==> flow/design.v <==
`timescale 1ns / 1ps
module ALU(output_data, zero, sourceA, sourceB, ALUSel);
parameter word_size = 32;
input [word_size-1:0] sourceA, sourceB;
input [2:0] ALUSel; 
output reg [word_size-1:0] output_data;
output zero;
always @(sourceA, sourceB, ALUSel) begin
	case (ALUSel)
		3'b000: output_data = sourceA + sourceB;
		3'b001: output_data = sourceA - sourceB;
		3'b010: output_data = ($signed(sourceA) < $signed(sourceB))? 1 : 0;
		3'b011: output_data = (sourceA >> sourceB);
		3'b100: output_data = (sourceA << sourceB);
		3'b101: output_data = sourceA | sourceB;
		4'b110: output_data = sourceA & sourceB;
		4'b111: output_data = sourceA ^ sourceB;
		default: output_data = 0;
	endcase
end
assign zero = (output_data == 0);
endmodule
`timescale 1ns / 1ps
module RegFile (rna,rnb,d,wn,we,clk,clrn,qa,qb);
	input 	[4:0]	rna,rnb,wn;
	input 	[31:0] 	d;
	input		we,clk,clrn;
	output 	[31:0] 	qa,qb;
	reg 	[31:0] 	register [0:31];  
	assign qa = (rna == 0)? 0 : register[rna];  
	assign qb = (rnb == 0)? 0 : register[rnb];  
	always @(posedge clk) begin
		if ((wn != 0) && (we == 1))  
			register[wn] <= d;
	end
endmodule
`timescale 1ns / 1ps
module holding_reg(output_data, input_data, write, clk, reset, resetData);
parameter word_size = 32;
input [word_size-1:0] input_data;
input [word_size-1:0] resetData;
input	write, clk, reset;
output [word_size-1:0] output_data;
reg [word_size-1:0] content;
assign output_data = content;
always @(posedge clk) begin
	if (reset) begin
		content <= resetData;
	end
	else if (write) begin
		content <= input_data;
	end
end
endmodule
`timescale 1ns / 1ps
module mux_1bit(output_data, input_data0, input_data1, select);
parameter word_size = 32;
input select;
input [word_size-1:0] input_data0, input_data1;
output reg [word_size-1:0] output_data;
always @(select or input_data0 or input_data1) begin
	case (select)
		0: output_data <= input_data0;
		1: output_data <= input_data1;
		default: output_data <= 0;
	endcase
end
endmodule
`timescale 1ns / 1ps
module mux_2bit(output_data, input_data0, input_data1, input_data2, input_data3, select);
parameter word_size = 32;
input [1:0] select;
input [word_size-1:0] input_data0, input_data1, input_data2, input_data3;
output reg [word_size-1:0] output_data;
always @(input_data0 or input_data1 or input_data2 or input_data3 or select) begin
	case (select)
		0: output_data <= input_data0;
		1: output_data <= input_data1;
		2: output_data <= input_data2;
		3: output_data <= input_data3;
		default: output_data <= 0;
	endcase
end
endmodule
`timescale 1ns / 1ps
module read_mux(output_data, input_data0, input_data1, input_data2, select);
parameter word_size = 5;
input [1:0] select;
input [word_size-1:0] input_data0, input_data1, input_data2;
output reg [word_size-1:0] output_data;
always @(select or input_data0 or input_data1 or input_data2) begin
	case (select)
		2'b00: output_data <= input_data0;
		2'b01: output_data <= input_data1;
		2'b10: output_data <= input_data2;
		default: output_data <= 0;
	endcase
end
endmodule
`timescale 1ns / 1ps
module sign_extend(input_data, output_data);
parameter word_size = 32;
parameter imm_size = 16;
input [imm_size-1:0] input_data;
output [word_size-1:0] output_data;
assign output_data = $signed(input_data);
endmodule
`timescale 1ns / 1ps
module zero_extend(input_data, output_data);
parameter word_size = 32;
parameter imm_size = 16;
input [imm_size-1:0] input_data;
output [word_size-1:0] output_data;
assign output_data = $unsigned(input_data);
endmodule
`timescale 1ns / 1ps
module sa_extend(input_data, output_data);
parameter word_size = 32;
parameter sa_size = 5;
input [sa_size-1:0] input_data;
output [word_size-1:0] output_data;
assign output_data = $unsigned(input_data);
endmodule
`timescale 1ns / 1ps
module CU(decode, clk, reset, zero, RegWre, PCWre, IRWre, ALUSrcB, ALUOp, ALUM2Reg, RegOut, DataMemRw,
     PCSrc, ExtSel, InsMemRW, WrRegData, SAExt , state, next_state, halted);
	input clk;
	input reset;
	input [5:0] decode;
	input zero;
	output reg RegWre,PCWre,IRWre,ALUSrcB,ALUM2Reg,DataMemRw,ExtSel, InsMemRW, WrRegData, SAExt;
	output reg [1:0] PCSrc;
	output reg [1:0] RegOut;
	output reg [2:0] ALUOp;
	output reg [2:0] state;
	output reg [2:0] next_state;
	output reg halted;
	parameter [2:0] sif   = 3'b000,
						 sid   = 3'b001,
						 sexe1 = 3'b110,
						 sexe2 = 3'b101,
						 sexe3 = 3'b010,
						 smem  = 3'b011,
						 swb1  = 3'b111,
						 swb2  = 3'b100;
	parameter [5:0] op_add  = 6'b000000,
						 op_sub  = 6'b000001,
						 op_addi = 6'b000010,
						 op_or   = 6'b010000,
						 op_and  = 6'b010001,
						 op_ori  = 6'b010010,
						 op_sll  = 6'b011000,
						 op_move = 6'b100000,
						 op_slt  = 6'b100111,
						 op_sw   = 6'b110000,
						 op_lw   = 6'b110001,
						 op_beq  = 6'b110100,
						 op_j    = 6'b111000,
						 op_jr   = 6'b111001,
						 op_jal  = 6'b111010,
						 op_halt = 6'b111111;
	always @(posedge clk) begin
		if (reset) begin
			state <= sif;
			halted <= 0;
		end else begin
			state <= next_state;
			if (state == sid && decode == op_halt)
				halted <= 1;
		end
	end
	always @(*) begin
		PCWre = 0;       
		IRWre = 0;       
		PCSrc = 2'b00;   
		ExtSel = 0;      
		SAExt = 0;       
		ALUSrcB = 0;     
		ALUOp = 3'b000;  
		DataMemRw = 0;   
		ALUM2Reg = 0;    
		RegOut = 2'b10;  
		RegWre = 0;      
		WrRegData = 0;   
		InsMemRW = 0;    
		next_state = state;
		if (reset) begin
			IRWre = 1;
			next_state = sif;
		end else begin
			case (state)
				sif: begin
					next_state = sid;
					IRWre = 1;
				end
				sid: begin
					case (decode)
						op_add : begin next_state = sexe1; end
						op_sub : begin next_state = sexe1; end
						op_addi: begin next_state = sexe1; ExtSel = 1; end
						op_or  : begin next_state = sexe1; end
						op_and : begin next_state = sexe1; end
						op_ori : begin next_state = sexe1; ExtSel = 1; end
						op_move: begin next_state = sexe1; end
						op_slt : begin next_state = sexe1; end
						op_sll : begin next_state = sexe1; end
						op_beq : begin next_state = sexe2; ExtSel = 1; end
						op_sw  : begin next_state = sexe3; ExtSel = 1; end
						op_lw  : begin next_state = sexe3; ExtSel = 1; end
						op_j   : begin next_state = sif; PCWre = 1; PCSrc = 2'b11; end
						op_jal : begin next_state = sif; PCWre = 1; PCSrc = 2'b11; RegOut = 2'b00; RegWre = 1; end
						op_jr  : begin next_state = sif; PCWre = 1; PCSrc = 2'b10; end
						op_halt: begin next_state = sif; end
						default: ;
					endcase
				end
				sexe1: begin
					next_state = swb1;
					WrRegData = 1;
					case (decode)
						op_add :begin ALUOp = 3'b000; end
						op_sub :begin ALUOp = 3'b001; end
						op_addi:begin ALUOp = 3'b000; ALUSrcB = 1; end
						op_or  :begin ALUOp = 3'b101; end
						op_and :begin ALUOp = 3'b110; end
						op_ori :begin ALUOp = 3'b101; ALUSrcB = 1; end
						op_move:begin ALUOp = 3'b000; end
						op_slt :begin ALUOp = 3'b010; end
						op_sll :begin ALUOp = 3'b100; ALUSrcB = 1; SAExt = 1; end
						default: ;
					endcase
				end
				sexe2: begin
					next_state = sif;
					ALUOp = 3'b001;
					PCWre = 1;
					PCSrc = zero ? 2'b01 : 2'b00;
				end
				sexe3: begin
					case (decode)
						op_sw  : begin next_state = smem; ALUOp = 3'b000; ALUSrcB = 1; end
						op_lw  : begin next_state = smem; ALUOp = 3'b000; ALUSrcB = 1; end
						default: ;
					endcase
				end
				smem: begin
					case (decode)
						op_sw  : begin next_state = sif; DataMemRw = 1; PCWre = 1; end
						op_lw  : begin next_state = swb2; ALUM2Reg = 1; end
						default: ;
					endcase
				end
				swb1: begin
					next_state = sif;
					PCWre = 1;
					WrRegData = 1;
					RegWre = 1;
					case (decode)
						op_add : begin RegOut = 2'b10; end
						op_sub : begin RegOut = 2'b10; end
						op_addi: begin RegOut = 2'b01; end
						op_or  : begin RegOut = 2'b10; end
						op_and : begin RegOut = 2'b10; end
						op_ori : begin RegOut = 2'b01; end
						op_move: begin RegOut = 2'b10; end
						op_slt : begin RegOut = 2'b10; end
						op_sll : begin RegOut = 2'b10; end
						default: ;
					endcase
				end
				swb2: begin
					next_state = sif;
					PCWre = 1;
					WrRegData = 1;
					RegWre = 1;
					RegOut = 2'b01;
				end
			endcase
		end
	end
endmodule
`timescale 1ns / 1ps
module DataPath(decode, clk, reset, zero, RegWre, PCWre, IRWre, ALUSrcB, ALUOp, ALUM2Reg, RegOut, DataMemRw,
     PCSrc, ExtSel, InsMemRW, WrRegData, SAExt, initPC, PCout,
     IMout, DMout, DAddr, DWData, DWe);
	input clk;
	input reset;
	output [5:0] decode;
	output zero;
	input RegWre,PCWre,ALUSrcB,ALUM2Reg,DataMemRw,ExtSel, InsMemRW, IRWre, WrRegData, SAExt;
	input [1:0] PCSrc;
	input [1:0] RegOut;
	input [2:0] ALUOp;
	input [31:0] initPC;
	input [31:0] IMout;       
	input [31:0] DMout;       
	output [31:0] DAddr;
	output [31:0] DWData;
	output DWe;
	parameter word_size = 32;
	parameter zero32 = 32'h0000;
	wire [word_size-1:0] PCin; 
	output [word_size-1:0] PCout;
	wire [word_size-1:0] IRout;
	wire [word_size-1:0] MDRout;
	wire [word_size-1:0] MDRin;
	wire [word_size-1:0] immZE, immSE, saSAE;
	wire [4:0] write_address;
	wire [word_size-1:0] write_data;
	wire [word_size-1:0] read_data_1, read_data_2;
	wire [word_size-1:0] Aout, Bout;
	wire [word_size-1:0] top_extend_wire;
	wire [word_size-1:0] origin_extend_wire;
	wire [word_size-1:0]	sourceB;
	wire [word_size-1:0] ALU_wire;
	wire [word_size-1:0] ALUOut_wire;
	wire [15:0] immediate;
	wire [4:0] rs, rt, rd, sa;
	wire [25:0] j_address;
	assign decode = IRout[31:26];
	assign immediate = IRout[15:0];
	assign rs = IRout[25:21];
	assign rt = IRout[20:16];
	assign rd = IRout[15:11];
	assign sa = IRout[10:6];
	assign j_address[25:0] = IRout[25:0];
	assign DAddr = ALUOut_wire;
	assign DWData = Bout;
	assign DWe = DataMemRw;
	RegFile		RF(rs, rt, write_data, write_address, RegWre,
						clk, 1'b1, read_data_1, read_data_2);
	holding_reg IR(IRout, IMout, IRWre, clk, reset, zero32);
	holding_reg	A(Aout, read_data_1, 1'b1, clk, reset, zero32);
	holding_reg B(Bout, read_data_2, 1'b1, clk, reset, zero32);
	holding_reg	ALUOut(ALUOut_wire, ALU_wire, 1'b1, clk, reset, zero32);
	holding_reg MDR(MDRout, MDRin, 1'b1, clk, reset, zero32);
	zero_extend	ZE(immediate, immZE);
	sign_extend SE(immediate, immSE);
	sa_extend   SAE(sa, saSAE);
	mux_1bit extend_mux(origin_extend_wire, immZE, immSE, ExtSel);
	mux_1bit sa_extend_mux(top_extend_wire, origin_extend_wire, saSAE,  SAExt);
	read_mux	read_sel_mux(write_address, 5'b11111, rt, rd, RegOut); 
	mux_1bit write_data_mux(write_data,PCout+4, MDRout,  WrRegData);
	mux_1bit ALUSrcB_mux(sourceB, Bout, top_extend_wire, ALUSrcB);
	mux_1bit ALUM2Reg_mux(MDRin, ALU_wire, DMout, ALUM2Reg);
	wire [31:0] jump_address;
	assign jump_address[31:28] = PCout[31:28];
	assign jump_address[27:2] = j_address[25:0];
	assign jump_address[1:0] = 2'b00;
	mux_2bit	PC_mux(PCin,
						 PCout+4,        
						 PCout+4+(immSE<<2),  
						 read_data_1,    
						 jump_address,  
						 PCSrc);
	holding_reg	PC(PCout, PCin, PCWre, clk, reset, initPC);
	ALU	mainALU(ALU_wire, zero, Aout, sourceB, ALUOp);
endmodule
`timescale 1ns / 1ps
module CPU(clk, reset, initPC,
			  imem_addr, imem_rdata,
			  dmem_addr, dmem_wdata, dmem_we, dmem_rdata,
			  halted);
	input clk, reset;
	input [31:0] initPC;
	output [31:0] imem_addr;
	input  [31:0] imem_rdata;
	output [31:0] dmem_addr;
	output [31:0] dmem_wdata;
	output dmem_we;
	input  [31:0] dmem_rdata;
	output halted;
	wire [5:0] decode;
	wire zero, RegWre,PCWre,ALUSrcB,ALUM2Reg,DataMemRw,ExtSel, InsMemRW, IRWre, WrRegData, SAExt;
	wire [1:0] PCSrc;
	wire [1:0] RegOut;
	wire [2:0] ALUOp;
	wire [2:0] state, next_state;
	wire [31:0] PCout;
	assign imem_addr = PCout;
	CU _CU(decode, clk, reset, zero, RegWre, PCWre, IRWre, ALUSrcB, ALUOp, ALUM2Reg, RegOut, DataMemRw,
     PCSrc, ExtSel, InsMemRW, WrRegData, SAExt, state, next_state, halted);
	DataPath _DataPath(decode, clk, reset, zero, RegWre, PCWre, IRWre, ALUSrcB, ALUOp, ALUM2Reg, RegOut, DataMemRw,
     PCSrc, ExtSel, InsMemRW, WrRegData, SAExt, initPC, PCout,
     imem_rdata, dmem_rdata, dmem_addr, dmem_wdata, dmem_we);
endmodule
# Step by step through the tools: CPU
# Tool output for the design above before and after an edit, in the order of the flow.
# Lines under "orig" count in the file above, lines under "edited" in the edited file.
# "delta" is "edited" less "orig", of the values as shown.
# A cell with - has no value.
# design
design	CPU
clock_port	clk
lib	sky130hd
lib_corner	tt_025C_1v80

# Diff
# Unified diff, file above to edited file.
# A script made this edit; it was not meant as an optimisation.
# begin of diff
@@ -11,5 +11,5 @@
 		3'b001: output_data = sourceA - sourceB;
 		3'b010: output_data = ($signed(sourceA) < $signed(sourceB))? 1 : 0;
-		3'b011: output_data = (sourceA >> sourceB);
+		3'b011: output_data = (sourceA << sourceB);
 		3'b100: output_data = (sourceA << sourceB);
 		3'b101: output_data = sourceA | sourceB;
# end of diff

# Word-level counts
# Counts by Yosys on the flattened word-level netlist (proc, flatten, opt, wreduce; memories kept). Print and check cells are left out. Cells with the same type and inputs are merged into one.
# Yosys's memory passes give these memory sizes; they may raise the number of words (mostly to a power of two), join words into wider ones and drop unused or constant bits.
# word_totals
element	orig	edited	delta
regBits	164	164	0
ram_bits	1024	1024	0
clocked_rd_ports_x_width	64	64	0
mem_count	1	1	0
output_inout_bits	98	98	0
# op_classes
element	orig	edited	delta
addsub	4	4	0
compare	1	1	0
n_eq	38	38	0
n_shift	2	1	-1
n_mux	58	58	0
bitwise	8	8	0
n_reduce_logical	37	38	1
# memory_table
element	orig	edited
memory_list	_DataPath.RF.register 32x32 r2 w1	_DataPath.RF.register 32x32 r2 w1
# ops
cell	orig	edited	delta
2-bit OR reduction	6	7	1
32-bit parallel mux with 8-bit select	1	0	-1
32-bit by 32-bit right shift with 32-bit output	1	0	-1
32-bit parallel mux with 7-bit select	0	1	1
1-bit 2-to-1 mux	20	20	0
6-bit == test with constant B	9	9	0
3-bit == test with constant B	8	8	0
1-bit parallel mux with 2-bit select	6	6	0
1-bit inverter	5	5	0
32-bit parallel mux with 2-bit select	5	5	0
3-bit OR reduction	5	5	0
3-bit by 2-bit == test with 1-bit output with constant B	4	4	0
6-bit by 5-bit == test with 1-bit output with constant B	4	4	0
2-bit 2-to-1 mux	4	4	0
32-bit 2-to-1 mux	4	4	0
7-bit OR reduction	4	4	0
2-bit == test with constant B	3	3	0
5-bit 2-to-1 mux	3	3	0
5-bit OR reduction	3	3	0
6-bit OR reduction	3	3	0
32-bit adder	2	2	0
2-bit by 1-bit == test with 1-bit output with constant B	2	2	0
3-bit by 1-bit == test with 1-bit output with constant B	2	2	0
1-bit logical AND	2	2	0
2-bit zero test	2	2	0
3-bit zero test	2	2	0
5-bit zero test	2	2	0
3-bit 2-to-1 mux	2	2	0
# Not every row of either side is listed.

# Depth
# Yosys ltp: most cells in a row. Word level: on the elaborated netlist, between registers, memories and ports. Mapped: between sequential cells and ports; inverters and the memories' decode and read muxes count.
# depth
element	orig	edited	delta
word_depth	20	20	0
abc_area	0	0	-
depth_mapped	31	31	0

# Mapped cells and area
# The flow's flattened synthesis, as Yosys stat reports it; memories are mapped. The netlist is that of the ABC_AREA named above (0 if unset); the other value can give another one.
# by_type
type	orig	edited	delta
sky130_fd_sc_hd__o21ai_0	76	112	36
sky130_fd_sc_hd__nand3_1	89	58	-31
sky130_fd_sc_hd__mux2i_1	154	125	-29
sky130_fd_sc_hd__nor2_1	301	329	28
sky130_fd_sc_hd__inv_1	143	117	-26
sky130_fd_sc_hd__a211oi_1	44	66	22
sky130_fd_sc_hd__mux4_2	536	554	18
sky130_fd_sc_hd__clkbuf_1	229	212	-17
sky130_fd_sc_hd__a21o_1	30	13	-17
sky130_fd_sc_hd__o31ai_1	16	33	17
sky130_fd_sc_hd__o21a_1	13	30	17
sky130_fd_sc_hd__nor3_1	102	86	-16
sky130_fd_sc_hd__nand2_1	309	295	-14
sky130_fd_sc_hd__and2_1	43	29	-14
sky130_fd_sc_hd__and3_1	32	19	-13
sky130_fd_sc_hd__buf_2	11	23	12
sky130_fd_sc_hd__a21boi_0	14	3	-11
sky130_fd_sc_hd__xnor2_1	58	68	10
# Not every row of either side is listed.
# synth_totals
element	orig	edited	delta
cell_count	4565	4500	-65
yosys_area_um2	64600.7	64485.6	-115.1
seq_area_um2	35193.8	35193.8	0.0
flip_flops	1230	1230	0
# By module: a second synthesis without flattening, with its own total; a netlist apart from the flattened one above.
# hier_totals
element	orig	edited	delta
cells_unflattened	4916	4652	-264
hier_area_um2	73018.8	70981.8	-2037.0
# Each row is one instance without its submodules.
# modules_orig
mod	n_inst	n_cells	area_um2	seq_area_um2
RegFile	1	2400	47013.8	30749.5
ALU	1	1349	9626.7	0.0
holding_reg	6	69	1507.7	960.9
mux_1bit	5	36	544.3	0.0
DataPath	1	306	2154.6	0.0
mux_2bit	1	39	814.5	0.0
CU	1	118	798.3	80.1
sa_extend	1	33	244.0	0.0
zero_extend	1	33	244.0	0.0
sign_extend	1	32	240.2	0.0
read_mux	1	12	115.1	0.0
CPU	1	0	0.0	0.0
# modules_edited
mod	n_inst	n_cells	area_um2	seq_area_um2
RegFile	1	2400	47013.8	30749.5
holding_reg	6	69	1507.7	960.9
ALU	1	1085	7589.8	0.0
mux_1bit	5	36	544.3	0.0
DataPath	1	306	2154.6	0.0
mux_2bit	1	39	814.5	0.0
CU	1	118	798.3	80.1
sa_extend	1	33	244.0	0.0
zero_extend	1	33	244.0	0.0
sign_extend	1	32	240.2	0.0
read_mux	1	12	115.1	0.0
CPU	1	0	0.0	0.0

# Worst setup path after synthesis
# Source: OpenSTA report_checks on the synthesized netlist (no wires, ideal clock, input and output delay 20% of the period each), path of least setup slack; recovery checks are left aside. Register names are those of the netlist, which keeps one name where synthesis merged equal registers.
# synth_path
element	orig	edited	delta
path_kind	input to register	input to register	-
from	input port reset	input port reset	-
to	register _DataPath.PC.content[28]	register _DataPath.PC.content[5]	-
period_ps	10000	10000	0
setup_ps	261	257	-4
t_first_pin_ps	2000	2000	0
arrival_time_ps	8710	7745	-965
setup_slack_ps	1030	1998	968
delay_ps	6971	6002	-969
stages	27	28	1
n_path_buf	6	7	1
synth_period_reached_ps	8970	8002	-968
# "delay_ps" = arrival - input delay + setup time.
# "stages" counts driving pins, that of a launching flip-flop among them; a cell with two outputs on the path counts twice.
# "synth_period_reached_ps" = period - worst setup slack (recovery checks aside). The figure is calculated, with input and output delays left at 20% of the set period.
# Between the ends stands the longest chain of elaborated cells between them, by number of cells; it is not shown to be the way that was timed. Of several equally long chains one is given.
# Each line given opens the expression or statement behind the cell; cells for indexed reads and writes are added by Yosys, which also makes memories of some case tables.
# orig: The path ends at the data pin of a flip-flop with enable; ways to the enable are not counted.
# synth_between_orig
cell_sequence	sky130_fd_sc_hd__or4_1 > sky130_fd_sc_hd__clkbuf_1 > sky130_fd_sc_hd__nor4_4 > sky130_fd_sc_hd__mux2i_1 > sky130_fd_sc_hd__a21oi_2 > sky130_fd_sc_hd__inv_2 > sky130_fd_sc_hd__buf_4 > sky130_fd_sc_hd__clkbuf_1 > sky130_fd_sc_hd__buf_1 > sky130_fd_sc_hd__ha_1 > sky130_fd_sc_hd__clkbuf_1 > sky130_fd_sc_hd__or2_2 > sky130_fd_sc_hd__a221oi_1 > sky130_fd_sc_hd__nor3_1 > sky130_fd_sc_hd__o2111ai_1 > sky130_fd_sc_hd__nand4b_1 > sky130_fd_sc_hd__a2111oi_0 > sky130_fd_sc_hd__o21ai_0 > sky130_fd_sc_hd__a31oi_1 > sky130_fd_sc_hd__and4_1 > sky130_fd_sc_hd__o2111ai_1 > sky130_fd_sc_hd__or4_1 > sky130_fd_sc_hd__nor4_4 > sky130_fd_sc_hd__or2_1 > sky130_fd_sc_hd__buf_4 > sky130_fd_sc_hd__mux2i_1 > sky130_fd_sc_hd__a221o_1
elab_chain_len	16
cells_between	40
lines_between	17
classes_between	add/sub: 2; compare: 1; eq/ne: 10; shift: 2; mux: 16; logic: 6; reduce/logical: 3
# synth_rtl_orig
element	line	rtl
start: declaration	364	input clk, reset;
1-bit 2-to-1 mux	187	if (reset) begin
1-bit inverter	62	case (select)
32-bit parallel mux with 2-bit select (3 in a row)	62
32-bit < comparator	12	3'b010: output_data = ($signed(sourceA) < $signed(sourceB))? 1 : 0;
1-bit 2-to-1 mux	12
32-bit parallel mux with 8-bit select	9	case (ALUSel)
32-bit zero test	21	assign zero = (output_data == 0);
1-bit 2-to-1 mux	237	PCSrc = zero ? 2'b01 : 2'b00;
2-bit parallel mux with 3-bit select	191	case (state)
2-bit 2-to-1 mux	187
2-bit == test	76	case (select)
32-bit parallel mux with 4-bit select	76
32-bit 2-to-1 mux	50	else if (write) begin
32-bit 2-to-1 mux	47	if (reset) begin
end: assignment	48	content <= resetData;
end: assignment	51	content <= input_data;
end: declaration	44	reg [word_size-1:0] content;
# edited: The path ends at the data pin of a flip-flop with enable; ways to the enable are not counted.
# synth_between_edited
cell_sequence	sky130_fd_sc_hd__buf_4 > sky130_fd_sc_hd__nor4_2 > sky130_fd_sc_hd__buf_2 > sky130_fd_sc_hd__and4_1 > sky130_fd_sc_hd__buf_2 > sky130_fd_sc_hd__buf_4 > sky130_fd_sc_hd__nand2_1 > sky130_fd_sc_hd__a31oi_2 > sky130_fd_sc_hd__inv_2 > sky130_fd_sc_hd__clkbuf_1 > sky130_fd_sc_hd__ha_1 > sky130_fd_sc_hd__clkbuf_1 > sky130_fd_sc_hd__inv_1 > sky130_fd_sc_hd__o221ai_1 > sky130_fd_sc_hd__a211oi_1 > sky130_fd_sc_hd__a211o_1 > sky130_fd_sc_hd__nor4_2 > sky130_fd_sc_hd__nor3_1 > sky130_fd_sc_hd__o32a_1 > sky130_fd_sc_hd__a31oi_1 > sky130_fd_sc_hd__a32oi_1 > sky130_fd_sc_hd__a2111o_1 > sky130_fd_sc_hd__a2111oi_0 > sky130_fd_sc_hd__nand4_1 > sky130_fd_sc_hd__and2_1 > sky130_fd_sc_hd__buf_4 > sky130_fd_sc_hd__or3_1 > sky130_fd_sc_hd__a32o_1
elab_chain_len	16
cells_between	40
classes_between	add/sub: 2; compare: 1; eq/ne: 10; shift: 1; mux: 16; logic: 6; reduce/logical: 4
# synth_rtl_edited
element	line	rtl
start: declaration	364	input clk, reset;
1-bit 2-to-1 mux	187	if (reset) begin
1-bit inverter	62	case (select)
32-bit parallel mux with 2-bit select (3 in a row)	62
32-bit < comparator	12	3'b010: output_data = ($signed(sourceA) < $signed(sourceB))? 1 : 0;
1-bit 2-to-1 mux	12
32-bit parallel mux with 7-bit select	9	case (ALUSel)
32-bit zero test	21	assign zero = (output_data == 0);
1-bit 2-to-1 mux	237	PCSrc = zero ? 2'b01 : 2'b00;
2-bit parallel mux with 3-bit select	191	case (state)
2-bit 2-to-1 mux	187
2-bit == test	76	case (select)
32-bit parallel mux with 4-bit select	76
32-bit 2-to-1 mux	50	else if (write) begin
32-bit 2-to-1 mux	47	if (reset) begin
end: assignment	48	content <= resetData;
end: assignment	51	content <= input_data;
end: declaration	44	reg [word_size-1:0] content;

# Path in the finished layout
# From the final timing report of the runs of pair 1: the path of least setup slack in the routed layout; clock arrival at registers is part of the times.
# The report prints the path's times to 10 ps; the period is as set.
# layout_path
element	orig	edited	delta
path_kind	input to register	input to register	-
from	input port reset	input port reset	-
to	register _DataPath.PC.content[16]	register _DataPath.PC.content[6]	-
period_ps	10000	10000	0
setup_ps	190	240	50
t_first_pin_ps	2000	2000	0
arrival_time_ps	9400	9620	220
setup_slack_ps	1210	920	-290
stages	24	26	2
n_path_buf	4	5	1
# Between the ends stands the longest chain of elaborated cells between them, by number of cells; it is not shown to be the way that was timed. Of several equally long chains one is given.
# orig: The path ends at the data pin of a flip-flop with enable; ways to the enable are not counted.
# layout_between_orig
cell_sequence	sky130_fd_sc_hd__buf_6 > sky130_fd_sc_hd__nor4_1 > sky130_fd_sc_hd__o2111ai_1 > sky130_fd_sc_hd__nand2_1 > sky130_fd_sc_hd__a21oi_4 > sky130_fd_sc_hd__fa_1 > sky130_fd_sc_hd__or2_2 > sky130_fd_sc_hd__a221oi_1 > sky130_fd_sc_hd__nor3_1 > sky130_fd_sc_hd__o41ai_1 > sky130_fd_sc_hd__a2111oi_0 > sky130_fd_sc_hd__a221oi_1 > sky130_fd_sc_hd__a21oi_1 > sky130_fd_sc_hd__a311oi_2 > sky130_fd_sc_hd__buf_4 > sky130_fd_sc_hd__and4_1 > sky130_fd_sc_hd__o2111ai_1 > sky130_fd_sc_hd__or4_1 > sky130_fd_sc_hd__nor4_4 > sky130_fd_sc_hd__buf_4 > sky130_fd_sc_hd__buf_4 > sky130_fd_sc_hd__a22o_1 > sky130_fd_sc_hd__a21oi_1 > sky130_fd_sc_hd__a221oi_1
elab_chain_len	16
cells_between	40
lines_between	17
classes_between	add/sub: 2; compare: 1; eq/ne: 10; shift: 2; mux: 16; logic: 6; reduce/logical: 3
# layout_rtl_orig
element	line	rtl
start: declaration	364	input clk, reset;
1-bit 2-to-1 mux	187	if (reset) begin
1-bit inverter	62	case (select)
32-bit parallel mux with 2-bit select (3 in a row)	62
32-bit < comparator	12	3'b010: output_data = ($signed(sourceA) < $signed(sourceB))? 1 : 0;
1-bit 2-to-1 mux	12
32-bit parallel mux with 8-bit select	9	case (ALUSel)
32-bit zero test	21	assign zero = (output_data == 0);
1-bit 2-to-1 mux	237	PCSrc = zero ? 2'b01 : 2'b00;
2-bit parallel mux with 3-bit select	191	case (state)
2-bit 2-to-1 mux	187
2-bit == test	76	case (select)
32-bit parallel mux with 4-bit select	76
32-bit 2-to-1 mux	50	else if (write) begin
32-bit 2-to-1 mux	47	if (reset) begin
end: assignment	48	content <= resetData;
end: assignment	51	content <= input_data;
end: declaration	44	reg [word_size-1:0] content;
# edited: The path ends at the data pin of a flip-flop with enable; ways to the enable are not counted.
# layout_between_edited
cell_sequence	sky130_fd_sc_hd__buf_6 > sky130_fd_sc_hd__or4b_4 > sky130_fd_sc_hd__nor3_4 > sky130_fd_sc_hd__nor2_4 > sky130_fd_sc_hd__buf_4 > sky130_fd_sc_hd__nor3_2 > sky130_fd_sc_hd__buf_4 > sky130_fd_sc_hd__a21oi_1 > sky130_fd_sc_hd__ha_1 > sky130_fd_sc_hd__nor2_1 > sky130_fd_sc_hd__nand3_1 > sky130_fd_sc_hd__a211oi_1 > sky130_fd_sc_hd__a211o_1 > sky130_fd_sc_hd__nor4_2 > sky130_fd_sc_hd__nor3_1 > sky130_fd_sc_hd__o32a_1 > sky130_fd_sc_hd__a2111o_1 > sky130_fd_sc_hd__a32oi_1 > sky130_fd_sc_hd__a2111o_1 > sky130_fd_sc_hd__buf_4 > sky130_fd_sc_hd__a2111oi_0 > sky130_fd_sc_hd__nand4_1 > sky130_fd_sc_hd__buf_4 > sky130_fd_sc_hd__and2_1 > sky130_fd_sc_hd__or3_1 > sky130_fd_sc_hd__a32o_1
elab_chain_len	16
cells_between	40
classes_between	add/sub: 2; compare: 1; eq/ne: 10; shift: 1; mux: 16; logic: 6; reduce/logical: 4
# layout_rtl_edited
element	line	rtl
start: declaration	364	input clk, reset;
1-bit 2-to-1 mux	187	if (reset) begin
1-bit inverter	62	case (select)
32-bit parallel mux with 2-bit select (3 in a row)	62
32-bit < comparator	12	3'b010: output_data = ($signed(sourceA) < $signed(sourceB))? 1 : 0;
1-bit 2-to-1 mux	12
32-bit parallel mux with 7-bit select	9	case (ALUSel)
32-bit zero test	21	assign zero = (output_data == 0);
1-bit 2-to-1 mux	237	PCSrc = zero ? 2'b01 : 2'b00;
2-bit parallel mux with 3-bit select	191	case (state)
2-bit 2-to-1 mux	187
2-bit == test	76	case (select)
32-bit parallel mux with 4-bit select	76
32-bit 2-to-1 mux	50	else if (write) begin
32-bit 2-to-1 mux	47	if (reset) begin
end: assignment	48	content <= resetData;
end: assignment	51	content <= input_data;
end: declaration	44	reg [word_size-1:0] content;

# Flow runs
# Both versions went through the flow (Yosys, OpenROAD) with the same settings in each pair. Constraints: input delay and output delay 20% of the set period each, output load 0.01 pF.
# flow_settings_pair_1
CORE_UTILIZATION	40
period_ns	10.0
CAP_MARGIN	20
CORE_MARGIN	2
SLEW_MARGIN	20
# measured_pair_1
element	orig	edited	delta
synthesis_area_um2	64600.7	64485.6	-115.1
dieArea_um2	164730.0	164442.0	-288.0
layout_stdcell_area_um2	74476.4	74108.6	-367.8
post_route_util_pct	46.4	46.2	-0.2
worstSetupSlack_ps	1213	920	-293
fin_tns_ps	0	0	0
design_power_mw	14.589	14.165	-0.424
# flow_settings_pair_2
CELL_PAD_IN_SITES_GLOBAL_PLACEMENT	3
CORE_ASPECT_RATIO	1.56
CORE_UTILIZATION	42
CTS_CLUSTER_DIAMETER	355
PLACE_DENSITY	0.95
SETUP_SLACK_MARGIN	0.31
period_ns	6.07
CAP_MARGIN	20
CORE_MARGIN	2
SLEW_MARGIN	20
# measured_pair_2
element	orig	edited	delta
synthesis_area_um2	64600.7	64485.6	-115.1
dieArea_um2	157041.0	156765.0	-276.0
layout_stdcell_area_um2	78868.1	78651.7	-216.4
post_route_util_pct	51.7	51.6	-0.1
worstSetupSlack_ps	-496	-345	151
fin_tns_ps	-14120	-7751	6369
design_power_mw	23.898	23.735	-0.163
# "design_power_mw": no workload was simulated; the value follows from the tool's default switching activity.
